==> flow/design.v <==
`timescale 1ns / 1ps
module mux(in0, in1, select, out);
    input wire select; 
    input wire [7:0] in0;
    input wire [7:0] in1;
    output reg[7:0] out;
    always @(*)
    begin
        if(select == 0)
        begin
            out <= in0;
        end
        else begin
            out <= in1;
        end
    end
endmodule
`timescale 1ns / 1ps
module mux32bit(in0, in1, select, out);
    input wire select; 
    input wire [31:0] in0;
    input wire [25:0] in1;
    output reg[31:0] out;
    always @(*)
    begin
        if(select == 0)
        begin
            out <= in0;
        end
        else begin
            out <= {{6{1'b0}},in1};
        end
    end
endmodule 
`timescale 1ns / 1ps
module mux64bit(in0, in1, select, out);
    input wire select; 
    input wire [63:0] in0;
    input wire [63:0] in1;
    output reg[63:0] out;
    always @(*)
    begin
        if(select == 0)
        begin
            out <= in0;
        end
        else begin
            out <= in1;
        end
    end
endmodule 
`timescale 1ns / 1ps
module control_unit(
    input [31:0] instruction,
    output reg 	     TypeDetect,  
    output reg       ALUSrc,     
    output reg       MemToReg,   
    output reg       MemToVecReg,  
    output reg       RegWriteEnable,   
    output reg       VecRegWriteEnable,  
    output reg       VecWrite,    
    output reg       MemWrite,   
    output reg       Branch,     
    output reg [5:0] ALUOp,      
    output reg       Jump        
);
wire [5:0] opcode;
assign opcode = instruction [31:26];
reg [15:0]  controlSignal;
always @(*)
begin
    case (opcode)
    6'b000000: controlSignal = 16'b0010010000000000;  
    6'b000001: controlSignal = 16'b0010010000000010;  
    6'b000010: controlSignal = 16'b0010010000000100;  
    6'b000100: controlSignal = 16'b0010010000001000;  
    6'b000101: controlSignal = 16'b0010010000001010;  
    6'b000110: controlSignal = 16'b0010010000001100;  
    6'b001000: controlSignal = 16'b0010010000010000;  
    6'b001001: controlSignal = 16'b0010010000010010;  
    6'b001010: controlSignal = 16'b0010010000010100;  
    6'b001011: controlSignal = 16'b0010010000010110;  
    6'b010000: controlSignal = 16'b0100000000100000;  
    6'b010001: controlSignal = 16'b0100000000100010;  
    6'b010010: controlSignal = 16'b0100000000100100;  
    6'b001101: controlSignal = 16'b0011010000000000;  
    6'b001110: controlSignal = 16'b0011010000001000;  
    6'b001111: controlSignal = 16'b0011010000001100;  
    6'b100011: controlSignal = 16'b0011000010010110;  
    6'b011111: controlSignal = 16'b0011000010010100;  
    6'b101101: controlSignal = 16'b1001000000000000;  
    6'b101110: controlSignal = 16'b0001000100000000;  
    6'b100101: controlSignal = 16'b0001100000000000;  
    6'b100110: controlSignal = 16'b0001001000000000;  
    6'b101000: controlSignal = 16'b0011010000010100;  
    6'b110000: controlSignal = 16'b0000000011100001;  
    6'b101100: controlSignal = 16'b0000001100000000;  
    6'b101111: controlSignal = 16'b1000100000000000;  
    default:   controlSignal = 16'b0000000000000000;  
    endcase
end
always @(*)
    begin
	MemToVecReg = controlSignal[15];
	VecRegWriteEnable = controlSignal[14];
	TypeDetect = controlSignal[13];
        ALUSrc   = controlSignal[12];
        MemToReg = controlSignal[11];
        RegWriteEnable = controlSignal[10];
        MemWrite = controlSignal[9];
        VecWrite  = controlSignal[8];
        Branch   = controlSignal[7];
        ALUOp    = controlSignal[6:1];
        Jump     = controlSignal[0];
    end
endmodule
`timescale 1ns / 1ps
module ProgramCounter(
    input clk,
    input reset,
    input zero,
    input branch,
    input jump,
    input [31:0] regAddress,
    output reg [31:0] pc 
);
    wire [31:0] pcPlus4;
    wire [1:0] pcControl;
    assign pcPlus4 = pc + 4;
    assign pcControl = (jump | (branch==1 & zero == 1)) ? 2'b01 : 2'b00;
    always @(posedge clk)
    begin
        if(reset == 1)
            pc <= 32'h00000000;
        else
        begin
            case(pcControl)
                2'b01: pc <= regAddress;                                                     
                default: pc <= pcPlus4;                                                      
            endcase
        end
    end
endmodule
`timescale 1ns / 1ps
module Register_File(
        clk,
        read_addr1,
        read_addr2,
        read_data1,
        read_data2,
        write_addr,
        write_data,
        write_enable
    );
input wire clk;
input wire [4:0]  read_addr1;
input wire [4:0]  read_addr2;
input wire [4:0]  write_addr;
input wire [7:0] write_data;
input wire        write_enable;
output reg [7:0] read_data1;
output reg [7:0] read_data2;
    reg [7:0] Register_File [30:0];  
always @(*)
    begin
    read_data1 = 8'b00000000;
    read_data2 = 8'b00000000;
    if (read_addr1 != 5'b11111) begin
        read_data1 = Register_File[read_addr1];
    end 
    if (read_addr2 != 5'b11111) begin
        read_data2 = Register_File[read_addr2]; 
    end
    end
always @(posedge(clk))
    begin
    if (write_enable) begin
        if (write_addr != 5'b11111) begin
            Register_File[write_addr] <= write_data;   
        end
    end
   end
endmodule
`timescale 1ns / 1ps
module VectorRegisterFile(
        clk,
        read_data1,
        read_data2,
	read_addr1,
	read_addr2,
        write_data,
	write_addr,
        write_enable
    );
input wire clk;
input wire [63:0] write_data;
input wire        write_enable;
input wire [4:0] write_addr;
input wire [4:0] read_addr1;
input wire [4:0] read_addr2;
output reg [63:0] read_data1;
output reg [63:0] read_data2;
reg [63:0] Register_File [2:0];  
always @(*)
    begin
     read_data1 = {64{1'b0}};
     read_data2 = {64{1'b0}};
     if (read_addr1 < 5'd3) begin
	    read_data1 = Register_File[read_addr1[1:0]];
    	end	
     if (read_addr2 < 5'd3) begin
    	read_data2 = Register_File[read_addr2[1:0]];	
    	end
end
always @(posedge(clk))
    begin
        if (write_enable) begin
    	    if (write_addr < 5'd3) begin
    	        Register_File[write_addr[1:0]] <= write_data;  
    	    end 
        end
    end
endmodule
`timescale 1ns / 1ps
module ALU(clk,a, b, alufn, enable, otp, zero, overflow);
    input wire clk;
    input wire [7:0] a;
    input wire [7:0] b;
    input wire [5:0] alufn;  
    input wire 	     enable;
    output reg [7:0] otp;
    output reg zero;  
    output reg overflow;
    always @(*)
    begin
	otp = {8{1'b0}};
	zero = 1'b0;
	overflow = 1'b0;
	if(enable) begin
        casex(alufn)
            6'b0000xx: begin
        if(alufn[1:0] == 2'b00)
            begin  
                otp = a + b;
                zero = (otp==0)?1:0;
                if ((a >= 0 && b >= 0 && otp < 0) || (a < 0 && b < 0 && otp >= 0))
                    overflow = 1;
                else
                    overflow = 0;
            end
        else if(alufn[1:0] == 2'b01)  
            begin
                otp = a-b;
                zero = (otp==0)?1:0;
                if ((a >= 0 && b < 0 && otp < 0) || (a < 0 && b >= 0 && otp > 0))
                    overflow = 1;
                else
                    overflow = 0;
            end
        else if (alufn[1:0] == 2'b10)  
            begin
                otp = a*b;
                zero = (otp==0)?1:0;
                overflow = 0;
            end
    end
            6'b0001xx: begin
        case (alufn[1:0])
        2'b00:  
            begin
                otp = a & b;
                overflow = 0;
                zero = (otp==0)?1:0;
            end
        2'b01:  
            begin
                otp = a | b;
                overflow = 0;
                zero = (otp==0)?1:0;
            end
        2'b10:   
                begin
                    otp = a ^ b;
                    overflow = 0;
                    zero = (otp==0)?1:0;
                end
        endcase
    end
            6'b0010xx: begin
        case(alufn[1:0])
        2'b00:  
            begin
                otp = a<<b;
                zero = (otp == 0)?1:0;
                overflow = 0;
            end
        2'b01:  
            begin
                otp = a>>b;
                zero = (otp == 0)?1:0;
                overflow = 0;
            end
        2'b10:  
            begin
                otp = (a<b)? 1:0;
                zero = (otp == 0 && a!=b)?1:0;
                overflow = 0;
            end
	2'b11:  
	    begin
		otp = (a==b)?1:0;
		zero = (otp==0)?1:0;
		overflow = 0;
	    end
        endcase
    end
            default:
            begin 
                otp = {8{1'b0}};
            end
        endcase
    end
    else begin
	otp = {8{1'b0}};
	end
end
endmodule
module VPU(
    input wire clk,
    input wire [63:0] a,
    input wire [63:0] b,
    input wire 	      enable,
    input wire [5:0] opCode,  
    output reg [63:0] out);
    reg [31:0] temp;
    always @(*) begin
	out = {64{1'b0}};
	temp = {32{1'b0}};
	if (enable) begin
	case(opCode)
	6'b010000: begin
	out[7:0] = a[7:0] + b[7:0];
	out[15:8] = a[15:8] + b[15:8];
	out[23:16] = a[23:16] + b[23:16];
	out[31:24] = a[31:24] + b[31:24];
	out[39:32] = a[39:32] + b[39:32];
	out[47:40] = a[47:40] + b[47:40];
	out[55:48] = a[55:48] + b[55:48];
	out[63:56] = a[63:56] + b[63:56];
	end
	6'b010001: begin
	out[7:0] = a[7:0] - b[7:0];
	out[15:8] = a[15:8] - b[15:8];
	out[23:16] = a[23:16] - b[23:16];
	out[31:24] = a[31:24] - b[31:24];
	out[39:32] = a[39:32] - b[39:32];
	out[47:40] = a[47:40] - b[47:40];
	out[55:48] = a[55:48] - b[55:48];
	out[63:56] = a[63:56] - b[63:56];
	end
	6'b010010: begin
	temp[15:0] = a[7:0]*b[7:0];
	temp[31:16] = temp[15:0];
	temp[15:0] = a[15:8]*b[15:8];
	temp[31:16] = temp[31:16] + temp[15:0];
	temp[15:0] = a[23:16]*b[23:16];
	temp[31:16] = temp[31:16] + temp[15:0];
	temp[15:0] = a[31:24]*b[31:24];
	temp[31:16] = temp[31:16] + temp[15:0];
	temp[15:0] = a[39:32]*b[39:32];
	temp[31:16] = temp[31:16] + temp[15:0];
	temp[15:0] = a[47:40]*b[47:40];
	temp[31:16] = temp[31:16] + temp[15:0];
	temp[15:0] = a[55:48]*b[55:48];
	temp[31:16] = temp[31:16] + temp[15:0];
	temp[15:0] = a[63:56]*b[63:56];
	temp[31:16] = temp[31:16] + temp[15:0];
	out[7:0] = temp[23:16];
	end
endcase
end
else begin
out = {64{1'b0}};
end
end
endmodule
`timescale 1ns / 1ps
module CPU( input clk,
	input rst,
	input wire [31:0] inst,
	input wire [63:0]	main_memory_input_data_path,
	output reg[63:0] main_memory_output_data_path,
	output wire[31:0] pc_inst_addr,
	output wire		Vector_Write_Access, 
	output wire		Memory_Write_Access,
	output wire		Load_Vector_Flag,
	output wire 		Load_Word_Flag,
	output wire[11:0]	Main_Memory_Address
	);
	wire[31:0]	instruction;
    	wire[31:0]	reg_data1;
	reg[31:0]	temp_reg_data1;
	wire[5:0]		Opcode;
	wire		Branch_Control;
	wire		Jump_Control;
	wire		Word_Reg_Write_Enable;
	wire		Vect_Reg_Write_Enable;
	wire		Vector_vs_Word;
	wire		Reg_Imm_Flag;
	wire[4:0]	destination_reg;
	wire[4:0] 	source_reg1;
	wire[4:0] 	source_reg2;
	wire[7:0] 	operand1;
	wire[7:0]	temp_operand2;
	wire[7:0] 	operand2;
	wire[7:0] 	alu_output_word;
	wire[7:0]	data_to_wordreg;
	wire[63:0] 	vect_operand1;
	wire[63:0]	vect_operand2;
	wire[63:0]	vpu_vec_output;
	wire[63:0]	data_to_vec_reg;
	wire 		zero;
	wire		overflow;
	wire[63:0] 	vector_output_memory;
	wire[7:0]	word_output_memory;
	wire[63:0]	vector_input_memory;
	wire[7:0]	word_input_memory;
	wire		Reg_Address_Read;
ProgramCounter prc(.clk(clk),
	.reset(rst),
	.zero(zero),
	.branch(Branch_Control),
	.jump(Jump_Control),
	.regAddress(reg_data1),
	.pc(pc_inst_addr)
);
assign instruction = inst;
control_unit control_signal(.instruction(instruction),
	.ALUOp(Opcode),
	.VecWrite(Vector_Write_Access),
	.MemWrite(Memory_Write_Access),
	.Branch(Branch_Control),
	.Jump(Jump_Control),
	.RegWriteEnable(Word_Reg_Write_Enable),
	.VecRegWriteEnable(Vect_Reg_Write_Enable),
	.MemToVecReg(Load_Vector_Flag),
	.MemToReg(Load_Word_Flag),
	.TypeDetect(Vector_vs_Word),
	.ALUSrc(Reg_Imm_Flag)
);
mux32bit RegAddselect(.select(Jump_Control),
	.in0(temp_reg_data1),
	.in1(instruction[25:0]),
	.out(reg_data1)
);
assign destination_reg = instruction[25:21];
assign source_reg1 = instruction[20:16];
assign source_reg2 = instruction[15:11];
assign word_output_memory = main_memory_input_data_path[7:0];
assign vector_output_memory = main_memory_input_data_path;
assign Reg_Address_Read = Load_Word_Flag & Load_Vector_Flag;
mux DataToReg(.select(Load_Word_Flag),
	.in0(alu_output_word),
	.in1(word_output_memory),
	.out(data_to_wordreg)
);
mux64bit VectToReg(.select(Load_Vector_Flag),
	.in0(vpu_vec_output),
	.in1(vector_output_memory),
	.out(data_to_vec_reg)
);
Register_File reg_value_retrival_And_Update(.clk(clk),
		.read_addr1(source_reg1),
		.read_addr2(source_reg2),
		.read_data1(operand1),
		.read_data2(temp_operand2),
		.write_addr(destination_reg),
		.write_data(data_to_wordreg),
		.write_enable(((Word_Reg_Write_Enable & !Vect_Reg_Write_Enable) | Load_Word_Flag) & !Reg_Address_Read)
);
mux decision_between_immediate_reg(.select(Reg_Imm_Flag),
	.in0(temp_operand2),
	.in1(instruction[15:8]),
	.out(operand2)
);
VectorRegisterFile vect_value_retrival_And_Update(.clk(clk),
		.read_addr1(source_reg1),
		.read_addr2(source_reg2),
		.read_data1(vect_operand1),
		.read_data2(vect_operand2),
		.write_addr(destination_reg),
		.write_data(data_to_vec_reg),
		.write_enable(((Vect_Reg_Write_Enable & !Word_Reg_Write_Enable) | Load_Vector_Flag) & !Reg_Address_Read)
);
ALU alu(.clk(clk),
	.a(operand1), 
	.b(operand2), 	
	.alufn(Opcode), 
	.enable(Vector_vs_Word), 
	.otp(alu_output_word), 
	.zero(zero), 
	.overflow(overflow)
);
VPU vpu(.clk(clk),
	.a(vect_operand1),
	.b(vect_operand2),
	.enable((!Vector_vs_Word) & (Vect_Reg_Write_Enable)),
	.opCode(Opcode),
	.out(vpu_vec_output)
);
assign vector_input_memory = vect_operand1;
assign word_input_memory = operand1;
always @(posedge clk) begin
	if (Load_Word_Flag & !Memory_Write_Access & Load_Vector_Flag & !Vector_Write_Access) begin
		temp_reg_data1 <= main_memory_input_data_path[31:0];
	end
end
always @(*) 
    begin
    main_memory_output_data_path = {64{1'b0}};
    if(!Load_Word_Flag & Memory_Write_Access & !Load_Vector_Flag & !Vector_Write_Access) begin
	main_memory_output_data_path[63:8] = 56'h00000000000000;
        main_memory_output_data_path[7:0] = word_input_memory;
    end 
    else if (!Load_Word_Flag & !Memory_Write_Access & !Load_Vector_Flag & Vector_Write_Access) begin
	main_memory_output_data_path = vector_input_memory;
    end
    else if ((!Load_Word_Flag & Memory_Write_Access & !Load_Vector_Flag & Vector_Write_Access)) begin
	main_memory_output_data_path[63:32] = 32'h00000000;
	main_memory_output_data_path[31:0] = pc_inst_addr;
	end
end
assign Main_Memory_Address = instruction[11:0];
endmodule
# Reports on CPU

What the tools print for CPU, step after step.
Lines are those of the file above, counted from 1.
Library cell names are shortened.
Not given: -

Top module: CPU
Clock: clk
Library: sky130hd
Timing corner: tt_025C_1v80

# Word level

Source: Yosys, flattened and elaborated, memories not mapped. Widths are those after wreduce; folded enables and synchronous resets count as part of the registers. Registers that Yosys merges into a memory's read port (data or address) are not register bits. Print and check cells do not count. Equal cells are merged and count once.
Memory sizes are those after Yosys's memory passes, which may raise the word count (mostly to a power of two), join words into wider ones and drop unused or constant bits.

Memory cells: 3
Bits in writable memories: 440
Output and inout port bits: 112
Register bits after elaboration: 64
Elaborated cells: 165
ROM bits: 1024
Bits of input ports: 98

Memory list:

| memory                                       | words | width | read ports | write ports | RTL line | RTL |
| (name not given)                             | 64    | 16    | 1          | 0           | 72       | `case (opcode)` |
| reg_value_retrival_And_Update.Register_File  | 31    | 8     | 2          | 1           | 163      | `reg [7:0] Register_File [30:0];` |
| vect_value_retrival_And_Update.Register_File | 3     | 64    | 2          | 1           | 203      | `reg [63:0] Register_File [2:0];` |

Add/sub/neg operators: 26
Equal/unequal tests: 14
Multipliers: 9
Bitwise gates (word level): 23
Muxes and demuxes: 61
Order comparisons: 4
Reductions and logical operators: 21
Shift operators: 2

Operators with widths:

| cell                                                                  | count |
| 8-bit by 8-bit multiplier with 8-bit output                           | 9 |
| 64-bit 2-to-1 mux                                                     | 7 |
| 8-bit adder                                                           | 16 |
| 8-bit case mux with 2-bit select                                      | 7 |
| 32-bit 2-to-1 mux                                                     | 3 |
| 8-bit 2-to-1 mux                                                      | 11 |
| 8-bit zero test                                                       | 10 |
| 8-bit subtractor                                                      | 9 |
| 8-bit case mux with 3-bit select                                      | 3 |
| 56-bit 2-to-1 mux                                                     | 1 |
| 32-bit by 3-bit adder with 32-bit output with constant B              | 1 |
| 8-bit case mux with 4-bit select                                      | 1 |
| 1-bit 2-to-1 mux                                                      | 21 |
| 6-bit by 5-bit == test with 1-bit output with constant B              | 3 |
| 1-bit bitwise AND                                                     | 17 |
| 5-bit by 2-bit less-than comparator with 1-bit output with constant B | 3 |
| 5-bit != test with constant B                                         | 3 |
| 5-bit 2-to-1 mux                                                      | 2 |
| 1-bit zero test                                                       | 8 |
| 8-bit less-than comparator                                            | 1 |
| 8-bit == test                                                         | 1 |
| 8-bit != test                                                         | 1 |
| 8-bit bitwise AND                                                     | 1 |
| 8-bit OR                                                              | 1 |
| 8-bit bitwise XOR                                                     | 1 |
| 8-bit by 8-bit left shift with 8-bit output                           | 1 |
| 8-bit by 8-bit right shift with 8-bit output                          | 1 |
| 1-bit case mux with 3-bit select                                      | 2 |

Not listed: further kinds 10, cells in them 15.

# Depth

Yosys ltp: most cells in a row. Word level: on the elaborated netlist, between registers, memories and ports. Mapped: between sequential cells and ports; inverters and the memories' decode and read muxes count.

Depth in word-level cells: 16
ABC_AREA: 0
Mapped depth: 40
Mapped depth without buffers: 34

# Mapped cells and area

Yosys stat after the flow's synthesis: flattened, memories mapped to cells. It holds for the ABC_AREA given above (unset counts as 0); a run with the other value may have another netlist.
The area totals of this step are shown rounded.

Synthesis area: 39500 um^2
Area of sequential cells: 14800 um^2
Flip-flops: 504
Buffers: 192
Cells in the netlist: 3655

Cells by type:

| cell     | count | total area (um^2) |
| edfxtp_1 | 472   | 1.42E+04 |
| fa_1     | 172   | 3.44E+03 |
| ha_1     | 246   | 3.08E+03 |
| mux4_2   | 105   | 2.36E+03 |
| xnor2_1  | 184   | 1.61E+03 |
| nor2_1   | 375   | 1407.6 |
| nand2_1  | 338   | 1.27E+03 |
| mux2i_1  | 126   | 1261.21 |
| inv_1    | 335   | 1.26E+03 |
| xor2_1   | 92    | 805.773 |
| o21ai_0  | 159   | 795.763 |
| mux2_2   | 68    | 765.734 |
| o211ai_1 | 93    | 698.17 |
| dfxtp_1  | 32    | 640.614 |
| nand2b_1 | 92    | 575.552 |
| a21oi_1  | 89    | 445.427 |
| mux4_1   | 14    | 367.853 |
| a21o_1   | 45    | 337.824 |

Other cell types: 64; their cells: 618.
By module: a second synthesis without flattening, with its own total; a netlist apart from the flattened one above.

Cell total of the unflattened synthesis: 3847
Area (unflattened synthesis): 42200 um^2

Rows give one instance, submodules left out.

Modules:

| module             | cells | seq. area (um^2) | area (um^2) | instances |
| Register_File      | 655   | 7450             | 11800       | 1 |
| VPU                | 1453  | 0.0              | 11800       | 1 |
| VectorRegisterFile | 726   | 5770             | 9850        | 1 |
| ALU                | 447   | 0.0              | 3020        | 1 |
| ProgramCounter     | 228   | 641              | 1780        | 1 |
| CPU                | 146   | 961              | 1770        | 1 |
| mux64bit           | 71    | 0.0              | 1080        | 1 |
| mux32bit           | 36    | 0.0              | 483         | 1 |
| control_unit       | 67    | 0.0              | 449         | 1 |
| mux                | 9     | 0.0              | 131         | 2 |

# Timing after synthesis

Source: OpenSTA report_checks on the synthesized netlist (no wires, ideal clock, input and output delay 20% of the period each), path of least setup slack; recovery checks are left aside. Register names are those of the netlist, which keeps one name where synthesis merged equal registers.

Kind: input port to flip-flop
Start point: in inst[16]
End point: mem vect_value_retrival_And_Update.Register_File[0][7]
Setup time: 0.270 ns
Clock period: 12.0 ns
Stages: 36
Buffers on the path: 6
Setup slack: 1.221 ns
Time at the first pin: 2.400 ns
Data required time: 11.730 ns
Data arrival time: 10.509 ns
External input delay: 2.400 ns
Delay of the path: 8.379 ns
Period reached after synthesis: 10.779 ns

"delay of the path" = arrival - input delay + setup time.
"stages": output pins that drive a net of the path, with the launching flip-flop's if there is one; two outputs of one cell count as two.
"period reached after synthesis" is the clock period less the worst setup slack; recovery checks do not enter. This is arithmetic on one report: input and output delays are still those of the set period (20% each).

Cells stage by stage: buf_6 -> buf_6 -> buf_6 -> buf_4 -> buf_4 -> buf_6 -> a211oi_1 -> or3_1 -> inv_1 -> nand2b_1 -> fa_1 -> inv_1 -> fa_1 -> ha_1 -> fa_1 -> inv_1 -> fa_1 -> inv_1 -> fa_1 -> fa_1 -> fa_1 -> fa_1 -> inv_1 -> fa_1 -> inv_1 -> ha_1 -> o21ai_0 -> nand2b_1 -> a21o_1 -> a21oi_1 -> xnor2_1 -> xnor2_1 -> xnor2_1 -> xnor2_1 -> xnor2_1 -> o21ai_1

RTL lines, path after synthesis:

| item        | RTL line | RTL |
| from (decl) | 390      | `input wire [31:0] inst,` |
| to (decl)   | 203      | `reg [63:0] Register_File [2:0];` |

Chain of elaborated cells between the ends: none given.

# Worst path after layout

From the final timing report of run 1: the path of least setup slack in the routed layout; clock arrival at registers is part of the times.

Kind: input port to flip-flop
Start point: in inst[14]
End point: mem vect_value_retrival_And_Update.Register_File[1][7]
Data arrival time: 12.14 ns
Buffers on the path: 6
Data required time: 12.09 ns
Setup time: 0.29 ns
External input delay: 2.34 ns
Time at the first pin: 2.34 ns
Clock period: 11.7 ns
Setup slack: -0.05 ns
Stages: 31

Cells stage by stage: buf_6 -> buf_8 -> a2111oi_4 -> buf_4 -> buf_4 -> buf_6 -> o211ai_1 -> buf_4 -> nand2b_1 -> fa_1 -> fa_1 -> fa_1 -> inv_1 -> fa_1 -> fa_1 -> fa_1 -> fa_1 -> fa_1 -> fa_1 -> inv_1 -> fa_2 -> xnor2_2 -> xnor2_2 -> xnor2_2 -> xnor2_2 -> xnor2_2 -> xnor2_2 -> xnor2_2 -> xnor2_2 -> xnor2_4 -> o21ai_4

RTL lines, path after layout:

| item        | RTL line | RTL |
| from (decl) | 390      | `input wire [31:0] inst,` |
| to (decl)   | 203      | `reg [63:0] Register_File [2:0];` |

Chain of elaborated cells between the ends: none given.

Stored flow runs of CPU (3 of them; Yosys, OpenROAD, sky130hd). They differ in their settings and are not a sequence. Constraints: input delay and output delay 20% of the set period each, output load 0.01 pF.
By "worst path time" is meant the share of the clock period that the worst setup path is allowed (20% is reserved at inputs, 20% at outputs), minus its slack. Clock arrival times at its registers enter into it.
"total power after layout" rests on the timing tool's default activity at the inputs, not on a simulated workload.
Measured values are rounded.

## Run 1

==> flow/run.sh <==
#!/bin/bash
# the make line also repeats the synthesis and layout settings of config.mk as NAME=value (left out here)
make -C /OpenROAD-flow-scripts/flow DESIGN_CONFIG=/design/flow/config.mk WORK_HOME=/design/flow/orfs CLKGATE_MAP_FILE= finish
==> flow/config.mk <==
export PLATFORM = sky130hd
export DESIGN_NAME = CPU
export DESIGN_NICKNAME = CPU
export VERILOG_FILES = /design/flow/design.v
export SDC_FILE = /design/flow/constraint.sdc
export NUM_CORES = 4
export LEC_CHECK = 0
export ABC_AREA = 0
export CAP_MARGIN = 25
export CELL_PAD_IN_SITES_DETAIL_PLACEMENT = 2
export CELL_PAD_IN_SITES_GLOBAL_PLACEMENT = 2
export CORE_ASPECT_RATIO = 1.29
export CORE_MARGIN = 4
export CORE_UTILIZATION = 19
export CTS_CLUSTER_SIZE = 45
export GPL_ROUTABILITY_DRIVEN = 1
export GPL_TIMING_DRIVEN = 0
export MIN_ROUTING_LAYER = met1
export PLACE_DENSITY = 0.85
export SETUP_SLACK_MARGIN = 3.02
export SLEW_MARGIN = 15
export TNS_END_PERCENT = 90
==> flow/constraint.sdc <==
create_clock -name core_clock -period 11.7 [get_ports {clk}]
set_input_delay 2.3400 -clock core_clock [delete_from_list [all_inputs] [get_ports {clk}]]
set_output_delay 2.3400 -clock core_clock [all_outputs]
set_load 0.01 [all_outputs]

| result of run 1 | value |
|---|---|
| post-route utilization | 25.8% |
| worst hold slack in the final report | 0.533 ns |
| setup TNS | -0.147 ns |
| setup slack of the critical path | -0.050 ns |
| worst path time | 9.41 ns |
| worst setup path type | input port to flip-flop |
| Yosys chip area after synthesis | 39500 um^2 |
| die area | 215000 um^2 |
| standard-cell area after layout | 53200 um^2 |
| total power after layout | 0.00544 W |

## Run 2

==> flow/run.sh <==
#!/bin/bash
# the make line also repeats the synthesis and layout settings of config.mk as NAME=value (left out here)
make -C /OpenROAD-flow-scripts/flow DESIGN_CONFIG=/design/flow/config.mk WORK_HOME=/design/flow/orfs CLKGATE_MAP_FILE= finish
==> flow/config.mk <==
export PLATFORM = sky130hd
export DESIGN_NAME = CPU
export DESIGN_NICKNAME = CPU
export VERILOG_FILES = /design/flow/design.v
export SDC_FILE = /design/flow/constraint.sdc
export NUM_CORES = 4
export LEC_CHECK = 0
export CAP_MARGIN = 10
export CELL_PAD_IN_SITES_DETAIL_PLACEMENT = 2
export CORE_ASPECT_RATIO = 1.68
export CORE_MARGIN = 2
export CORE_UTILIZATION = 57
export MAX_ROUTING_LAYER = met5
export PLACE_DENSITY = 0.69
export SETUP_SLACK_MARGIN = 3.17
export SLEW_MARGIN = 20
export TNS_END_PERCENT = 35
==> flow/constraint.sdc <==
create_clock -name core_clock -period 18.1 [get_ports {clk}]
set_input_delay 3.6200 -clock core_clock [delete_from_list [all_inputs] [get_ports {clk}]]
set_output_delay 3.6200 -clock core_clock [all_outputs]
set_load 0.01 [all_outputs]

Run 2: unfinished; error DPL-0033 in placement

## Run 3

==> flow/run.sh <==
#!/bin/bash
# the make line also repeats the synthesis and layout settings of config.mk as NAME=value (left out here)
make -C /OpenROAD-flow-scripts/flow DESIGN_CONFIG=/design/flow/config.mk WORK_HOME=/design/flow/orfs CLKGATE_MAP_FILE= finish
==> flow/config.mk <==
export PLATFORM = sky130hd
export DESIGN_NAME = CPU
export DESIGN_NICKNAME = CPU
export VERILOG_FILES = /design/flow/design.v
export SDC_FILE = /design/flow/constraint.sdc
export NUM_CORES = 4
export LEC_CHECK = 0
export ABC_AREA = 0
export CAP_MARGIN = 25
export CELL_PAD_IN_SITES_DETAIL_PLACEMENT = 2
export CELL_PAD_IN_SITES_GLOBAL_PLACEMENT = 2
export CORE_ASPECT_RATIO = 1.29
export CORE_MARGIN = 2
export CORE_UTILIZATION = 19
export CTS_CLUSTER_SIZE = 45
export GPL_ROUTABILITY_DRIVEN = 1
export GPL_TIMING_DRIVEN = 0
export HOLD_SLACK_MARGIN = 0.21
export MIN_ROUTING_LAYER = met1
export PLACE_DENSITY_LB_ADDON = 0.29
export SETUP_SLACK_MARGIN = 3.02
export SLEW_MARGIN = 15
export TNS_END_PERCENT = 90
==> flow/constraint.sdc <==
create_clock -name core_clock -period 11.7 [get_ports {clk}]
set_input_delay 2.3400 -clock core_clock [delete_from_list [all_inputs] [get_ports {clk}]]
set_output_delay 2.3400 -clock core_clock [all_outputs]
set_load 0.01 [all_outputs]

| result of run 3 | value |
|---|---|
| post-route utilization | 25.6% |
| worst hold slack in the final report | 0.537 ns |
| setup TNS | 0.000 ns |
| setup slack of the critical path | 0.843 ns |
| worst path time | 8.52 ns |
| worst setup path type | input port to flip-flop |
| Yosys chip area after synthesis | 39500 um^2 |
| die area | 212000 um^2 |
| standard-cell area after layout | 53100 um^2 |
| total power after layout | 0.00528 W |
